==> flow/design.v <==
module register (r, rst, data, clk);
	output reg r;
	input rst,clk;
	input data;
    always @(posedge clk or negedge rst)
    begin
      if (rst==0)
	       begin
 	        r<=0;
         end
      else
        begin
          r<=data;
        end
    end
endmodule
module register3b (r, rst, data, clk);
	output reg [2:0] r;
	input rst,clk;
	input [2:0] data;
    always @(posedge clk or negedge rst)
    begin
      if (rst==0)
	       begin
 	        r[2:0]<= 3'b0;
         end
      else
        begin
          r[2:0]<=data[2:0];
        end
    end
endmodule
module register4b (r, rst, data, clk);
	output reg [3:0] r;
	input rst,clk;
	input [3:0] data;
   always @(posedge clk or negedge rst)
    begin
      if (rst==0)
	       begin
 	        r[3:0]<= 4'b0;
         end
      else
        begin
          r[3:0]<=data[3:0];
        end
    end
endmodule
module register32b (r, rst, data, clk);
	output reg [31:0] r;
	input rst,clk;
	input [31:0] data;
    always @(posedge clk or negedge rst)
    begin
      if (rst==0)
	       begin
 	        r[31:0]<= 32'b0;
         end
      else
        begin
          r[31:0]<=data[31:0];
        end
    end
endmodule
module ALU (alu_out, zero, funct, data1, data2);
	output zero;
	output reg [31:0] alu_out;
	input [31:0] data1,data2;
	input [2:0] funct;
assign zero=~(|alu_out);
always @(funct,data1,data2)
begin
  case (funct)
    3'b001: alu_out=data1+data2;
    3'B010: alu_out=data1-data2;
    3'b011: alu_out=data1&data2;
    3'b100:  alu_out=data1|data2;
    3'b101: alu_out=~data1;
    3'b110: alu_out=data1^data2;
    default:alu_out=32'b0;
  endcase
end
endmodule
module signextend (entrada,salida,tipo);
  input [27:0] entrada;
  input [1:0] tipo;
  output reg [31:0] salida;
  always @(entrada,tipo)   
  begin                    
    case (tipo)
      2'b00:   
			salida=entrada[16]?{15'b111111111111111,entrada[16:0]}:{15'b0,entrada[16:0]};
      2'b01:   
			salida=entrada[19]?{12'b111111111111,entrada[19:0]}:{12'b0,entrada[19:0]};
      2'b10:   
			salida=entrada[23]?{8'b11111111,entrada[23:0]}:{8'b0,entrada[23:0]};
      2'b11:   
			salida=entrada[27]?{4'b1111,entrada[27:0]}:{4'b0,entrada[27:0]};
    endcase
  end
endmodule
module decoder (mbs,negar,functout,RegWrite,MemtoReg,MemWrite,Branch,tipo,ALUsrc,opcode,functin);
input [2:0] functin;
input [3:0] opcode;
output reg RegWrite,MemtoReg,MemWrite,Branch,ALUsrc,mbs,negar;
output reg [2:0] functout;
output reg [1:0] tipo;
always @(opcode,functin)
begin
  case (opcode)
    4'b0000: begin
            RegWrite<=0;MemtoReg<=0;MemWrite<=0;Branch<=1;functout<=3'b010;tipo<=2'b00;ALUsrc<=0;mbs<=1;negar<=1;
          end
    4'b0001: begin
            RegWrite<=0;MemtoReg<=0;MemWrite<=0;Branch<=1;functout<=3'b010;tipo<=2'b00;ALUsrc<=0;mbs<=1;negar<=1;  
          end
    4'b0010: begin
            RegWrite<=0;MemtoReg<=0;MemWrite<=0;Branch<=1;functout<=3'b010;tipo<=2'b00;ALUsrc<=0;mbs<=1;negar<=0;  
          end
    4'b0011: begin
            RegWrite<=0;MemtoReg<=0;MemWrite<=0;Branch<=1;functout<=3'b010;tipo<=2'b00;ALUsrc<=0;mbs<=1;negar<=0;  
          end
    4'b0100: begin
            RegWrite<=0;MemtoReg<=0;MemWrite<=0;Branch<=1;functout<=3'b010;tipo<=2'b00;ALUsrc<=0;mbs<=0;negar<=1;
          end
    4'b0101: begin
            RegWrite<=0;MemtoReg<=0;MemWrite<=0;Branch<=1;functout<=3'b010;tipo<=2'b00;ALUsrc<=0;mbs<=0;negar<=1;
          end
    4'b0110: begin
            RegWrite<=0;MemtoReg<=0;MemWrite<=0;Branch<=1;functout<=3'b010;tipo<=2'b00;ALUsrc<=0;mbs<=0;negar<=0;
          end
    4'b0111: begin
            RegWrite<=0;MemtoReg<=0;MemWrite<=0;Branch<=1;functout<=3'b010;tipo<=2'b00;ALUsrc<=0;mbs<=0;negar<=0;
          end
    4'b1000: begin
            RegWrite<=1;MemtoReg<=0;MemWrite<=0;Branch<=0;functout<=functin;tipo<=2'b00;ALUsrc<=0;mbs<=0;negar<=0;
          end 
    4'b1001: begin
            RegWrite<=1;MemtoReg<=0;MemWrite<=0;Branch<=0;functout<=functin;tipo<=2'b00;ALUsrc<=1;mbs<=0;negar<=0;
          end
    4'b1010: begin
            RegWrite<=1;MemtoReg<=1;MemWrite<=0;Branch<=0;functout<=3'b001;tipo<=2'b00;ALUsrc<=1;mbs<=0;negar<=0;
          end
    4'b1011: begin
            RegWrite<=0;MemtoReg<=0;MemWrite<=1;Branch<=0;functout<=3'b001;tipo<=2'b00;ALUsrc<=1;mbs<=0;negar<=0;
          end
    4'b1100: begin
            RegWrite<=0;MemtoReg<=0;MemWrite<=0;Branch<=0;functout<=3'b000;tipo<=2'b00;ALUsrc<=1;mbs<=0;negar<=0;
          end
    4'b1101: begin
            RegWrite<=0;MemtoReg<=0;MemWrite<=0;Branch<=0;functout<=3'b000;tipo<=2'b00;ALUsrc<=1;mbs<=0;negar<=0;
          end
    4'b1110: begin
            RegWrite<=0;MemtoReg<=0;MemWrite<=0;Branch<=1;functout<=3'b001;tipo<=2'b01;ALUsrc<=1;mbs<=0;negar<=0;  
          end
    4'b1111: begin
            RegWrite<=0;MemtoReg<=0;MemWrite<=0;Branch<=1;functout<=3'b001;tipo<=2'b10;ALUsrc<=0;mbs<=0;negar<=0;  
          end
  endcase    
end
endmodule
module bancoreg (addrr, addrw, write, datain, dataout,rst,clk);    
	input [3:0] addrr,addrw;
	input write,rst,clk;
	input [31:0] datain;
	output reg [31:0] dataout;
	reg [511:0] memo;
	 always @(posedge clk or negedge rst)
	   begin
	     if (rst==0)
	       memo <= 512'b0;
	     else if (write==1)
	       memo[addrw*32 +: 32] <= datain[31:0];
	   end
	 always @(posedge clk)
	   begin
	     if (rst==1)
	       dataout[31:0] <= (write==1 && addrw==addrr) ? datain[31:0] : memo[addrr*32 +: 32];
	   end
endmodule
module IF (PCout,PCin);  
  input [31:0] PCin;
  output reg [31:0] PCout; 
  always @(PCin)
  begin
    PCout=PCin+1;
  end
endmodule
module ID (mbs,negar,jump,dato1,dato2,destinoWrOut,inm_ext,RegWriteout,MemtoReg,MemWrite,Branch,ALUsrc,funct,PCout,Instruccion,PCin,RegWritein,dataWr,destinoWrIn,rst,clk);
  input RegWritein,rst,clk;
  input [3:0] destinoWrIn;
  input [31:0] Instruccion,PCin,dataWr;
  output [31:0] dato1,dato2,inm_ext,PCout;
  output [3:0] destinoWrOut;
  output RegWriteout,MemtoReg,MemWrite,Branch,ALUsrc,mbs,negar;
  output jump;  
  output [2:0] funct;
  wire [1:0] tipo;
  decoder decodificador (
  .mbs(mbs),
  .negar(negar),
  .functout(funct),
  .RegWrite(RegWriteout),
  .MemtoReg(MemtoReg),
  .MemWrite(MemWrite),
  .Branch(Branch),
  .tipo(tipo),
  .ALUsrc(ALUsrc),
  .opcode(Instruccion[31:28]),
  .functin(Instruccion[19:17]));
  bancoreg rs (
  .addrr((Instruccion[31:28]==4'b1110)?Instruccion[27:24]:Instruccion[23:20]), 
  .addrw(destinoWrIn), 
  .write(RegWritein), 
  .datain(dataWr), 
  .dataout(dato1),
  .rst(rst),
  .clk(clk));
  bancoreg rt (
  .addrr(((Instruccion[31:28]==4'b1011)||(~Instruccion[31]))?Instruccion[27:24]:Instruccion[16:13]),
  .addrw(destinoWrIn), 
  .write(RegWritein), 
  .datain(dataWr), 
  .dataout(dato2),
  .rst(rst),
  .clk(clk));
  signextend extensor (
  .entrada(Instruccion[27:0]),
  .salida(inm_ext),
  .tipo(tipo));
  assign jump=Instruccion[31];  
  assign destinoWrOut=Instruccion[27:24];
  assign PCout=PCin;
endmodule
module EX (PCout,dataWrMem,destinoWrOut,zeroOut,alu_out,RegWriteOut,MemtoRegOut,MemWriteOut,BranchOut,RegWriteIn,MemtoRegIn,MemWriteIn,BranchIn,funct,ALUsrc,dato1,dato2,destinoWrIn,inm_ext,jump,negar,mbs,PCin);
input [31:0] dato1,dato2,inm_ext,PCin;
input [3:0] destinoWrIn;
output [3:0] destinoWrOut; 
input negar,mbs,jump,RegWriteIn,MemtoRegIn,MemWriteIn,BranchIn,ALUsrc;
input [2:0] funct;
output RegWriteOut,MemtoRegOut,MemWriteOut,BranchOut;
output zeroOut;
output [31:0] alu_out,dataWrMem,PCout;
wire zero;
ALU alu (
.alu_out(alu_out), 
.zero(zero), 
.funct(funct), 
.data1(MemWriteIn?dato2:dato1), 
.data2(ALUsrc?inm_ext:dato2));
assign PCout=jump?(ALUsrc?(dato1+inm_ext):inm_ext):(PCin+inm_ext);  
assign dataWrMem=dato1;  
assign RegWriteOut=RegWriteIn;
assign MemtoRegOut=MemtoRegIn;
assign MemWriteOut=MemWriteIn;
assign BranchOut=BranchIn;
assign destinoWrOut=destinoWrIn;
assign zeroOut=mbs?(zero?~zero:(negar?~mbs:mbs)):(negar?~zero:zero);
endmodule
module MEM (PCout,alu_outWB,PCsrc,RegWriteOut,MemtoRegOut,destinoWrOut,zero,alu_outMEM,destinoWrIn,RegWriteIn,MemtoRegIn,BranchIn,PCin,jump);
  input jump,zero,RegWriteIn,MemtoRegIn,BranchIn;
  input [31:0] alu_outMEM,PCin;
  input [3:0] destinoWrIn;
  output RegWriteOut,MemtoRegOut,PCsrc;
  output [3:0] destinoWrOut;
  output [31:0] PCout,alu_outWB;
  assign alu_outWB=alu_outMEM;
  assign PCout=jump?alu_outMEM:PCin;
  assign PCsrc=jump?BranchIn:(BranchIn&zero);
  assign RegWriteOut=RegWriteIn;
  assign MemtoRegOut=MemtoRegIn;
  assign destinoWrOut=destinoWrIn;
endmodule
module WB (RegWriteOut,destinoWrOut,res,data_mem,alu_out,destinoWrIn,RegWriteIn,MemtoRegIn);
  input [31:0] alu_out,data_mem;
  input RegWriteIn,MemtoRegIn;
  input [3:0] destinoWrIn;
  output RegWriteOut;
  output [31:0] res;
  output [3:0] destinoWrOut;
  assign RegWriteOut=RegWriteIn;
  assign destinoWrOut=destinoWrIn;
  assign res=MemtoRegIn?data_mem:alu_out;
endmodule
module RISC (destinoWrWB,escribir,PCsrc,result,PCoutMEM,NReset,clk,alu_outMEM,WriteDataInMEM,datoMemOut,InstruccionIn,PCinIF,MemWriteInMEM);
  input [31:0] datoMemOut,InstruccionIn;
  input NReset,clk;
  output escribir,PCsrc,MemWriteInMEM;
  output [3:0] destinoWrWB;
  output [31:0] result,PCoutMEM,alu_outMEM,PCinIF,WriteDataInMEM;
  wire [31:0] InstruccionIn,PCoutIF,PCinIF;
  wire [31:0] InstruccionOut,inm_extID,PCinID,PCoutID;
  wire [3:0] destinoWrOutID;
  wire mbsID,negarID,jumpID,RegWriteoutID,MemtoRegID,MemWriteID,BranchID,ALUsrcID;
  wire [2:0] functID;
  wire [31:0] dato1EX,dato2EX,inm_extEX,PCinEX,PCoutEX,dataWrMemEX,alu_outEX;
  wire [3:0] destinoWrInEX,destinoWrOutEX;
  wire [2:0] functEX;
  wire RegWriteOutEX,RegWriteInEX,MemtoRegOutEX,MemtoRegInEX,MemWriteOutEX,MemWriteInEX,BranchOutEX,BranchInEX,ALUsrcEX,zeroEX,jumpEX,negarEX,mbsEX;
  wire BranchInMEM,jumpMEM,zeroMEM,MemWriteInMEM,MemWriteOutMEM,RegWriteInMEM,RegWriteOutMEM,MemtoRegInMEM,MemtoRegOutMEM;
  wire [3:0] destinoWrInMEM,destinoWrOutMEM;
  wire [31:0] datoMemOut,PCinMEM,WriteDataInMEM,alu_outWB1;
  wire [31:0] data_mem,alu_outWB2;
  wire [3:0] destinoWrInWB;
  wire RegWriteInWB,MemtoRegInWB;
  IF IF (
  .PCout(PCoutIF),
  .PCin(PCinIF));
  ID ID (
  .mbs(mbsID),
  .negar(negarID),
  .jump(jumpID),
  .dato1(dato1EX),
  .dato2(dato2EX),
  .destinoWrOut(destinoWrOutID),
  .inm_ext(inm_extID),
  .RegWriteout(RegWriteoutID),
  .MemtoReg(MemtoRegID),
  .MemWrite(MemWriteID),
  .Branch(BranchID),
  .ALUsrc(ALUsrcID),
  .funct(functID),
  .PCout(PCoutID),
  .Instruccion(InstruccionOut),
  .PCin(PCinID),
  .RegWritein(escribir),
  .dataWr(result),
  .destinoWrIn(destinoWrWB),
  .rst(NReset),
  .clk(clk));
  EX EX (
  .PCout(PCoutEX),
  .dataWrMem(dataWrMemEX),
  .destinoWrOut(destinoWrOutEX),
  .zeroOut(zeroEX),
  .alu_out(alu_outEX),
  .RegWriteOut(RegWriteOutEX),
  .MemtoRegOut(MemtoRegOutEX),
  .MemWriteOut(MemWriteOutEX),
  .BranchOut(BranchOutEX),
  .RegWriteIn(RegWriteInEX),
  .MemtoRegIn(MemtoRegInEX),
  .MemWriteIn(MemWriteInEX),
  .BranchIn(BranchInEX),
  .funct(functEX),
  .ALUsrc(ALUsrcEX),
  .dato1(dato1EX),
  .dato2(dato2EX),
  .destinoWrIn(destinoWrInEX),
  .inm_ext(inm_extEX),
  .jump(jumpEX),
  .negar(negarEX),
  .mbs(mbsEX),
  .PCin(PCinEX));
  MEM MEM(
  .PCout(PCoutMEM),
  .alu_outWB(alu_outWB1),
  .PCsrc(PCsrc),
  .RegWriteOut(RegWriteOutMEM),
  .MemtoRegOut(MemtoRegOutMEM),
  .destinoWrOut(destinoWrOutMEM),
  .zero(zeroMEM),
  .alu_outMEM(alu_outMEM),
  .destinoWrIn(destinoWrInMEM),
  .RegWriteIn(RegWriteInMEM),
  .MemtoRegIn(MemtoRegInMEM),
  .BranchIn(BranchInMEM),
  .PCin(PCinMEM),
  .jump(jumpMEM));
  WB WB(
  .RegWriteOut(escribir),
  .destinoWrOut(destinoWrWB),
  .res(result),
  .data_mem(data_mem),
  .alu_out(alu_outWB2),
  .destinoWrIn(destinoWrInWB),
  .RegWriteIn(RegWriteInWB),
  .MemtoRegIn(MemtoRegInWB));
  register32b regPC_IFtoIF(
  .r(PCinIF), 
  .rst(NReset),
  .data(PCsrc?PCoutMEM:PCoutIF), 
  .clk(clk));
  register32b regPC_IFtoID(
  .r(PCinID), 
  .rst(NReset),
  .data(PCoutIF), 
  .clk(clk));
  register32b regInstr_IFtoID(
  .r(InstruccionOut), 
  .rst(NReset),
  .data(InstruccionIn), 
  .clk(clk));
  register4b regdestinoWr_IDtoEX(
  .r(destinoWrInEX), 
  .rst(NReset),
  .data(destinoWrOutID), 
  .clk(clk));
  register32b regInmediato_IDtoEX(
  .r(inm_extEX), 
  .rst(NReset),
  .data(inm_extID), 
  .clk(clk));
  register32b regPC_IDtoEX(
  .r(PCinEX), 
  .rst(NReset),
  .data(PCoutID), 
  .clk(clk));
  register regmbs_IDtoEX(
  .r(mbsEX), 
  .rst(NReset),
  .data(mbsID), 
  .clk(clk));
  register regnegar_IDtoEX(
  .r(negarEX), 
  .rst(NReset),
  .data(negarID), 
  .clk(clk));
  register regjump_IDtoEX(
  .r(jumpEX), 
  .rst(NReset),
  .data(jumpID), 
  .clk(clk));
  register regRegWrite_IDtoEX(
  .r(RegWriteInEX), 
  .rst(NReset),
  .data(RegWriteoutID), 
  .clk(clk));
  register regMemtoReg_IDtoEX(
  .r(MemtoRegInEX), 
  .rst(NReset),
  .data(MemtoRegID), 
  .clk(clk));
  register regMemWrite_IDtoEX(
  .r(MemWriteInEX), 
  .rst(NReset),
  .data(MemWriteID), 
  .clk(clk));
  register regBranch_IDtoEX(
  .r(BranchInEX), 
  .rst(NReset),
  .data(BranchID), 
  .clk(clk));
  register regALUsrc_IDtoEX(
  .r(ALUsrcEX), 
  .rst(NReset),
  .data(ALUsrcID), 
  .clk(clk));
  register3b regfunct_IDtoEX(
  .r(functEX), 
  .rst(NReset),
  .data(functID), 
  .clk(clk));
  register32b regPC_EXtoMEM(
  .r(PCinMEM), 
  .rst(NReset),
  .data(PCoutEX), 
  .clk(clk));
  register32b regdataWrMem_EXtoMEM(
  .r(WriteDataInMEM), 
  .rst(NReset),
  .data(dataWrMemEX), 
  .clk(clk));
  register4b regdestinoWr_EXtoMEM(
  .r(destinoWrInMEM), 
  .rst(NReset),
  .data(destinoWrOutEX), 
  .clk(clk));
  register regJump_EXtoMEM(
  .r(jumpMEM), 
  .rst(NReset),
  .data(jumpEX), 
  .clk(clk));
  register regzero_EXtoMEM(
  .r(zeroMEM), 
  .rst(NReset),
  .data(zeroEX), 
  .clk(clk));
  register regRegWrite_EXtoMEM(
  .r(RegWriteInMEM), 
  .rst(NReset),
  .data(RegWriteOutEX), 
  .clk(clk));
  register regMemtoReg_EXtoMEM(
  .r(MemtoRegInMEM), 
  .rst(NReset),
  .data(MemtoRegOutEX), 
  .clk(clk));
  register regMemWrite_EXtoMEM(
  .r(MemWriteInMEM), 
  .rst(NReset),
  .data(MemWriteOutEX), 
  .clk(clk));
  register regBranch_EXtoMEM(
  .r(BranchInMEM), 
  .rst(NReset),
  .data(BranchOutEX), 
  .clk(clk));
  register32b regalu_out_EXtoMEM(
  .r(alu_outMEM), 
  .rst(NReset),
  .data(alu_outEX), 
  .clk(clk));
  register32b regALU_out_MEMtoWB(
  .r(alu_outWB2), 
  .rst(NReset),
  .data(alu_outWB1), 
  .clk(clk));
  register32b regData_mem_out_MEMtoWB(
  .r(data_mem), 
  .rst(NReset),
  .data(datoMemOut), 
  .clk(clk));
  register regRegWrite_MEMtoWB(
  .r(RegWriteInWB), 
  .rst(NReset),
  .data(RegWriteOutMEM), 
  .clk(clk));
  register regMemtoReg_MEMtoWB(
  .r(MemtoRegInWB), 
  .rst(NReset),
  .data(MemtoRegOutMEM), 
  .clk(clk));
  register4b regdestinoWr_MEMtoWB(
  .r(destinoWrInWB), 
  .rst(NReset),
  .data(destinoWrOutMEM), 
  .clk(clk));
endmodule
Appendix: tool output

Step by step through the tools: RISC:

Each step is given for the RTL above and for the edited RTL.
"original" refers to lines of the RTL above, "edited" to lines of the edited file.
"change": "edited" minus "original" as printed here.
Operators: Yosys type, input widths -> output width; for muxes data width and select width s.
Library cell names are shortened.
Not given: -

* design top: RISC
* clock: clk
* standard-cell library: sky130hd
* timing corner: tt_025C_1v80

Diff:

The edit as a unified diff against the file above.
A script made this edit. It changes what the design does and was not meant as an optimisation.

```diff
@@ -72,5 +72,5 @@
 begin
   case (funct)
-    3'b001: alu_out=data1+data2;
+    3'b001: alu_out=data1|data2;
     3'B010: alu_out=data1-data2;
     3'b011: alu_out=data1&data2;
```

Word level:

Source: Yosys, flattened and elaborated, memories not mapped. Widths are those after wreduce; folded enables and synchronous resets count as part of the registers. Registers that Yosys merges into a memory's read port (data or address) are not register bits. Print and check cells do not count. Equal cells are merged and count once.

Operators by class
* add/subtract/negate cells: original 6, edited 5, change -1
* multiply operators: original 0, edited 0, change 0
* divide/modulo/power cells: original 0, edited 0, change 0
* $lt $le $gt $ge: original 0, edited 0, change 0
* eq/ne operators: original 26, edited 26, change 0
* shift-type cells: original 4, edited 4, change 0
* mux-type cells: original 31, edited 31, change 0
* bitwise operators: original 13, edited 13, change 0
* reduce/logical cells: original 23, edited 24, change +1

Operators with widths
* $add 32x32->32: original 3, edited 2, change -1
* $reduce_or 2->1: original 2, edited 3, change +1
* $pmux 32 s6: original 1, edited 0, change -1
* $pmux 32 s5: original 0, edited 1, change +1

Unchanged operator kinds not shown: 46.

Bit counts
* register bits after elaboration: original 1439, edited 1439, change 0
* latch bits: original 0, edited 0, change 0
* RAM bits: original 0, edited 0, change 0
* memory bits (read-only): original 0, edited 0, change 0
* word width x clocked read ports: original 0, edited 0, change 0
* memories: original 0, edited 0, change 0
* input bits: original 66, edited 66, change 0
* output and inout bits: original 167, edited 167, change 0

Longest topological paths:

Longest topological path by Yosys (ltp), each cell counted once; first at word level (registers and memories cut), then after technology mapping (sequential cells cut; the memories' decode and read muxes count).

Depth
* depth in word-level cells: original 7, edited 7, change 0
* ABC_AREA: original 0, edited 0
* mapped depth: original 25, edited 19, change -6
* depth with buffers taken out: original 21, edited 17, change -4

Netlist:

Yosys stat after the flow's synthesis: flattened, memories mapped to cells. It holds for the ABC_AREA given above (unset counts as 0); a run with the other value may have another netlist.

Mapped netlist
* cells in the netlist: original 6279, edited 6516, change +237
* synthesis area (um^2): original 66045.8, edited 66585.1, change +539.3
* flip-flops: original 1435, edited 1435, change 0
* buffers: original 497, edited 422, change -75

Cell types
* nand2_1: original 310, edited 1767, change +1457
* a21oi_1: original 1153, edited 151, change -1002
* nor2_1: original 1233, edited 404, change -829
* o21ai_0: original 116, edited 557, change +441
* nand3_1: original 131, edited 354, change +223
* o21a_1: original 12, edited 200, change +188
* clkbuf_1: original 428, edited 345, change -83
* a211oi_1: original 49, edited 14, change -35
* a311oi_1: original 37, edited 2, change -35
* and2_1: original 42, edited 10, change -32
* a21o_1: original 64, edited 40, change -24
* xor2_1: original 47, edited 28, change -19
* a22oi_1: original 18, edited 0, change -18
* buf_1: original 48, edited 64, change +16
* mux2_2: original 52, edited 63, change +11
* o21ai_1: original 13, edited 2, change -11
* xnor2_1: original 90, edited 80, change -10
* nor2b_1: original 20, edited 30, change +10

Unchanged cell types not shown: 10.
The list need not be complete.
By module: a second synthesis without flattening, with its own total; a netlist apart from the flattened one above.

Unflattened totals
* cell total of the unflattened synthesis: original 5233, edited 5217, change -16
* area total of the unflattened synthesis (um^2): original 69855.7, edited 69595.5, change -260.2

Rows give one instance, submodules left out.

Modules, original
* bancoreg: instances 2, cells 1594, area 24075.6 um^2
* register32b: instances 10, cells 32, area 800.8 um^2
* EX: instances 1, cells 655, area 4802.1 um^2
* ALU: instances 1, cells 663, area 4514.3 um^2
* MEM: instances 1, cells 75, area 833.3 um^2
* IF: instances 1, cells 96, area 684.4 um^2
* WB: instances 1, cells 41, area 581.8 um^2
* RISC: instances 1, cells 36, area 544.3 um^2
* ID: instances 1, cells 60, area 466.7 um^2
* register: instances 16, cells 1, area 25.0 um^2
* signextend: instances 1, cells 43, area 366.6 um^2
* register4b: instances 3, cells 4, area 100.1 um^2
* decoder: instances 1, cells 25, area 127.6 um^2
* register3b: instances 1, cells 3, area 75.1 um^2

Modules, edited
* bancoreg: instances 2, cells 1594, area 24075.6 um^2
* register32b: instances 10, cells 32, area 800.8 um^2
* EX: instances 1, cells 655, area 4802.1 um^2
* ALU: instances 1, cells 647, area 4254.1 um^2
* MEM: instances 1, cells 75, area 833.3 um^2
* IF: instances 1, cells 96, area 684.4 um^2
* WB: instances 1, cells 41, area 581.8 um^2
* RISC: instances 1, cells 36, area 544.3 um^2
* ID: instances 1, cells 60, area 466.7 um^2
* register: instances 16, cells 1, area 25.0 um^2
* signextend: instances 1, cells 43, area 366.6 um^2
* register4b: instances 3, cells 4, area 100.1 um^2
* decoder: instances 1, cells 25, area 127.6 um^2
* register3b: instances 1, cells 3, area 75.1 um^2

Worst setup path after synthesis:

Source: OpenSTA report_checks on the synthesized netlist (no wires, ideal clock, input and output delay 20% of the period each), path of least setup slack; recovery checks are left aside. Register names are those of the netlist, which keeps one name where synthesis merged equal registers.

Timing path after synthesis
* kind: original reg-to-reg, edited reg-to-reg
* start: original register regALUsrc_IDtoEX.r, edited register regALUsrc_IDtoEX.r
* end: original register regzero_EXtoMEM.r, edited register regzero_EXtoMEM.r
* clock period (ps): original 8000, edited 8000, change 0
* time at the first pin (ps): original 0, edited 0, change 0
* arrival (ps): original 5155, edited 5059, change -96
* required time (ps): original 7876, edited 7863, change -13
* slack (ps): original 2722, edited 2804, change +82
* path delay (ps): original 5279, edited 5196, change -83
* driving pins on the path: original 26, edited 18, change -8
* period reached after synthesis (ps): original 5278, edited 5196, change -82

"path delay" is the arrival time less input delay plus setup time.
"driving pins on the path": output pins that drive a net of the path, with the launching flip-flop's if there is one; two outputs of one cell count as two.
"period reached after synthesis" is the clock period less the worst setup slack; recovery checks do not enter. This is arithmetic on one report: input and output delays are still those of the set period (20% each).
Between the ends stands the longest chain of elaborated cells between them, by number of cells; it is not shown to be the way that was timed. Of several equally long chains one is given.
A line is the first line of the expression or statement that the cell stems from. Yosys adds cells for indexed reads and writes and turns some case tables into memories.

Between the ends, after synthesis, original:
* path through: dfrtp_1 > clkbuf_1 > buf_4 > mux2i_1 > inv_2 > nor2_1 > nand3_1 > nor3_1 > and4_1 > clkbuf_1 > a21oi_1 > xnor2_1 > ha_1 > clkbuf_1 > and3_1 > and2_1 > a222oi_1 > nor3_1 > a311oi_1 > nand2_1 > nor4_1 > nand4b_1 > or4b_1 > nor3_2 > mux2i_1 > nor3_2
* length of the longest elaborated chain: 7
* elaborated cells between the ends (all ways): 12
* classes of those cells: add/sub (2); mux (5); logic (4); reduce/logical (1)

RTL lines, path after synthesis, original
* start: declaration: line 2 `output reg r;`
* start: assignment: line 9 `r<=0;`
* start: assignment: line 13 `r<=data;`
* $mux 32: line 250 `.data2(ALUsrc?inm_ext:dato2));`
* $sub 32x32->32: line 75 `3'B010: alu_out=data1-data2;`
* $pmux 32 s6: line 73 `case (funct)`
* $reduce_or 32->1: line 70 `assign zero=~(|alu_out);`
* $not 1->1: line 70
* $mux 1 (2 in a row): line 258 `assign zeroOut=mbs?(zero?~zero:(negar?~mbs:mbs)):(negar?~zero:zero);`
* end: assignment: line 9
* end: assignment: line 13
* end: declaration: line 2

Some nets on the timed path still bear RTL names; the line given drives or declares the net.

Nets with RTL names, path after synthesis, original (line)
* EX.alu.alu_out[26]: 73

Between the ends, after synthesis, edited:
* path through: dfrtp_1 > clkbuf_1 > buf_1 > clkbuf_1 > mux2i_1 > ha_1 > clkbuf_1 > or4_1 > and3_1 > or4_1 > nor2_1 > a21oi_1 > xnor2_1 > o221ai_1 > or4_1 > or4_4 > a2111oi_2 > a211oi_1
* length of the longest elaborated chain: 7
* elaborated cells between the ends (all ways): 11
* classes of those cells: add/sub (1); mux (5); logic (4); reduce/logical (1)

RTL lines, path after synthesis, edited
* start: declaration: line 2 `output reg r;`
* start: assignment: line 9 `r<=0;`
* start: assignment: line 13 `r<=data;`
* $mux 32: line 250 `.data2(ALUsrc?inm_ext:dato2));`
* $sub 32x32->32: line 75 `3'B010: alu_out=data1-data2;`
* $pmux 32 s5: line 73 `case (funct)`
* $reduce_or 32->1: line 70 `assign zero=~(|alu_out);`
* $not 1->1: line 70
* $mux 1 (2 in a row): line 258 `assign zeroOut=mbs?(zero?~zero:(negar?~mbs:mbs)):(negar?~zero:zero);`
* end: assignment: line 9
* end: assignment: line 13
* end: declaration: line 2

Nets with RTL names, path after synthesis, edited (line)
* EX.alu.alu_out[21]: 73

Worst path after layout:

From the final timing report of the runs of set A: the path of least setup slack in the routed layout; clock arrival at registers is part of the times.
The report prints the path's times to 10 ps; the period is as set.

Timing path post-layout
* kind: original reg-to-reg, edited reg-to-output
* start: original register regALUsrc_IDtoEX.r, edited register regMemtoReg_MEMtoWB.r
* end: original register regzero_EXtoMEM.r, edited output result[13]
* clock period (ps): original 8000, edited 8000, change 0
* external output delay (ps): edited 1600
* time at the first pin (ps): original 780, edited 780, change 0
* arrival (ps): original 7180, edited 4080, change -3100
* required time (ps): original 8670, edited 6400, change -2270
* slack (ps): original 1490, edited 2320, change +830
* driving pins on the path: original 22, edited 5, change -17

Between the ends stands the longest chain of elaborated cells between them, by number of cells; it is not shown to be the way that was timed. Of several equally long chains one is given.

Between the ends, post-layout, original:
* path through: dfrtp_2 > mux2i_1 > inv_2 > nor2_1 > nand3_1 > nor3_1 > nand2_1 > o21ai_0 > xnor2_1 > ha_1 > and4_1 > nand2_1 > o211ai_1 > o31ai_1 > o211ai_1 > a221oi_1 > xor2_1 > o211ai_1 > or3_1 > nor3_2 > mux2i_1 > nor3_2
* length of the longest elaborated chain: 7
* elaborated cells between the ends (all ways): 12
* classes of those cells: add/sub (2); mux (5); logic (4); reduce/logical (1)

RTL lines, path post-layout, original
* start: declaration: line 2 `output reg r;`
* start: assignment: line 9 `r<=0;`
* start: assignment: line 13 `r<=data;`
* $mux 32: line 250 `.data2(ALUsrc?inm_ext:dato2));`
* $sub 32x32->32: line 75 `3'B010: alu_out=data1-data2;`
* $pmux 32 s6: line 73 `case (funct)`
* $reduce_or 32->1: line 70 `assign zero=~(|alu_out);`
* $not 1->1: line 70
* $mux 1 (2 in a row): line 258 `assign zeroOut=mbs?(zero?~zero:(negar?~mbs:mbs)):(negar?~zero:zero);`
* end: assignment: line 9
* end: assignment: line 13
* end: declaration: line 2

Some nets on the timed path still bear RTL names; the line given drives or declares the net.

Nets with RTL names, path post-layout, original (line)
* EX.alu.alu_out[27]: 73

Between the ends, post-layout, edited:
* path through: dfrtp_2 > buf_4 > mux2i_1 > inv_1 > clkdlybuf4s50_1
* length of the longest elaborated chain: 1
* elaborated cells between the ends (all ways): 1
* classes of those cells: mux (1)

RTL lines, path post-layout, edited
* start: declaration: line 2 `output reg r;`
* start: assignment: line 9 `r<=0;`
* start: assignment: line 13 `r<=data;`
* $mux 32: line 283 `assign res=MemtoRegIn?data_mem:alu_out;`
* end: declaration: line 290 `output [31:0] result,PCoutMEM,alu_outMEM,PCinIF,WriteDataInMEM;`

Measured runs:

Runs of the flow (Yosys, OpenROAD) on both versions; the two runs of a pair have the same settings. The constraints put input and output delay at 20% of the set period each and load the outputs with 0.01 pF.

Flow settings, set A:
* CORE_UTILIZATION: 40
* period_ns: 8.0
* CAP_MARGIN: 20
* CORE_MARGIN: 2
* SLEW_MARGIN: 20

Results, set A
* mapped cell area after synthesis (um^2): original 66045.8, edited 66585.1, change +539.3
* die outline area (um^2): original 168379.0, edited 169744.0, change +1365.0
* utilization in the final report (%): original 46.4, edited 46.2, change -0.2
* lowest setup slack (ps): original 1491, edited 2319, change +828
* worst hold slack in the final report (ps): original 337, edited 327, change -10
* clock period reached (ps): original 6509, edited 5681, change -828

Flow settings, set B:
* CELL_PAD_IN_SITES_DETAIL_PLACEMENT: 1
* CELL_PAD_IN_SITES_GLOBAL_PLACEMENT: 3
* CORE_ASPECT_RATIO: 0.53
* CORE_UTILIZATION: 40
* GPL_ROUTABILITY_DRIVEN: 0
* MAX_ROUTING_LAYER: met4
* PLACE_DENSITY: 0.41
* period_ns: 10.7
* CAP_MARGIN: 20
* CORE_MARGIN: 2
* SLEW_MARGIN: 20

Results, set B
* mapped cell area after synthesis (um^2): original 66045.8, edited 66585.1, change +539.3
* die outline area (um^2): original 168545.0, edited 169908.0, change +1363.0
* utilization in the final report (%): original 46.5, edited 46.5, change 0.0
* lowest setup slack (ps): original 3571, edited 4231, change +660
* worst hold slack in the final report (ps): original 347, edited 346, change -1
* clock period reached (ps): original 7129, edited 6469, change -660

"clock period reached" = clock period - worst setup slack. The figure is calculated, with input and output delays left at 20% of the set period.
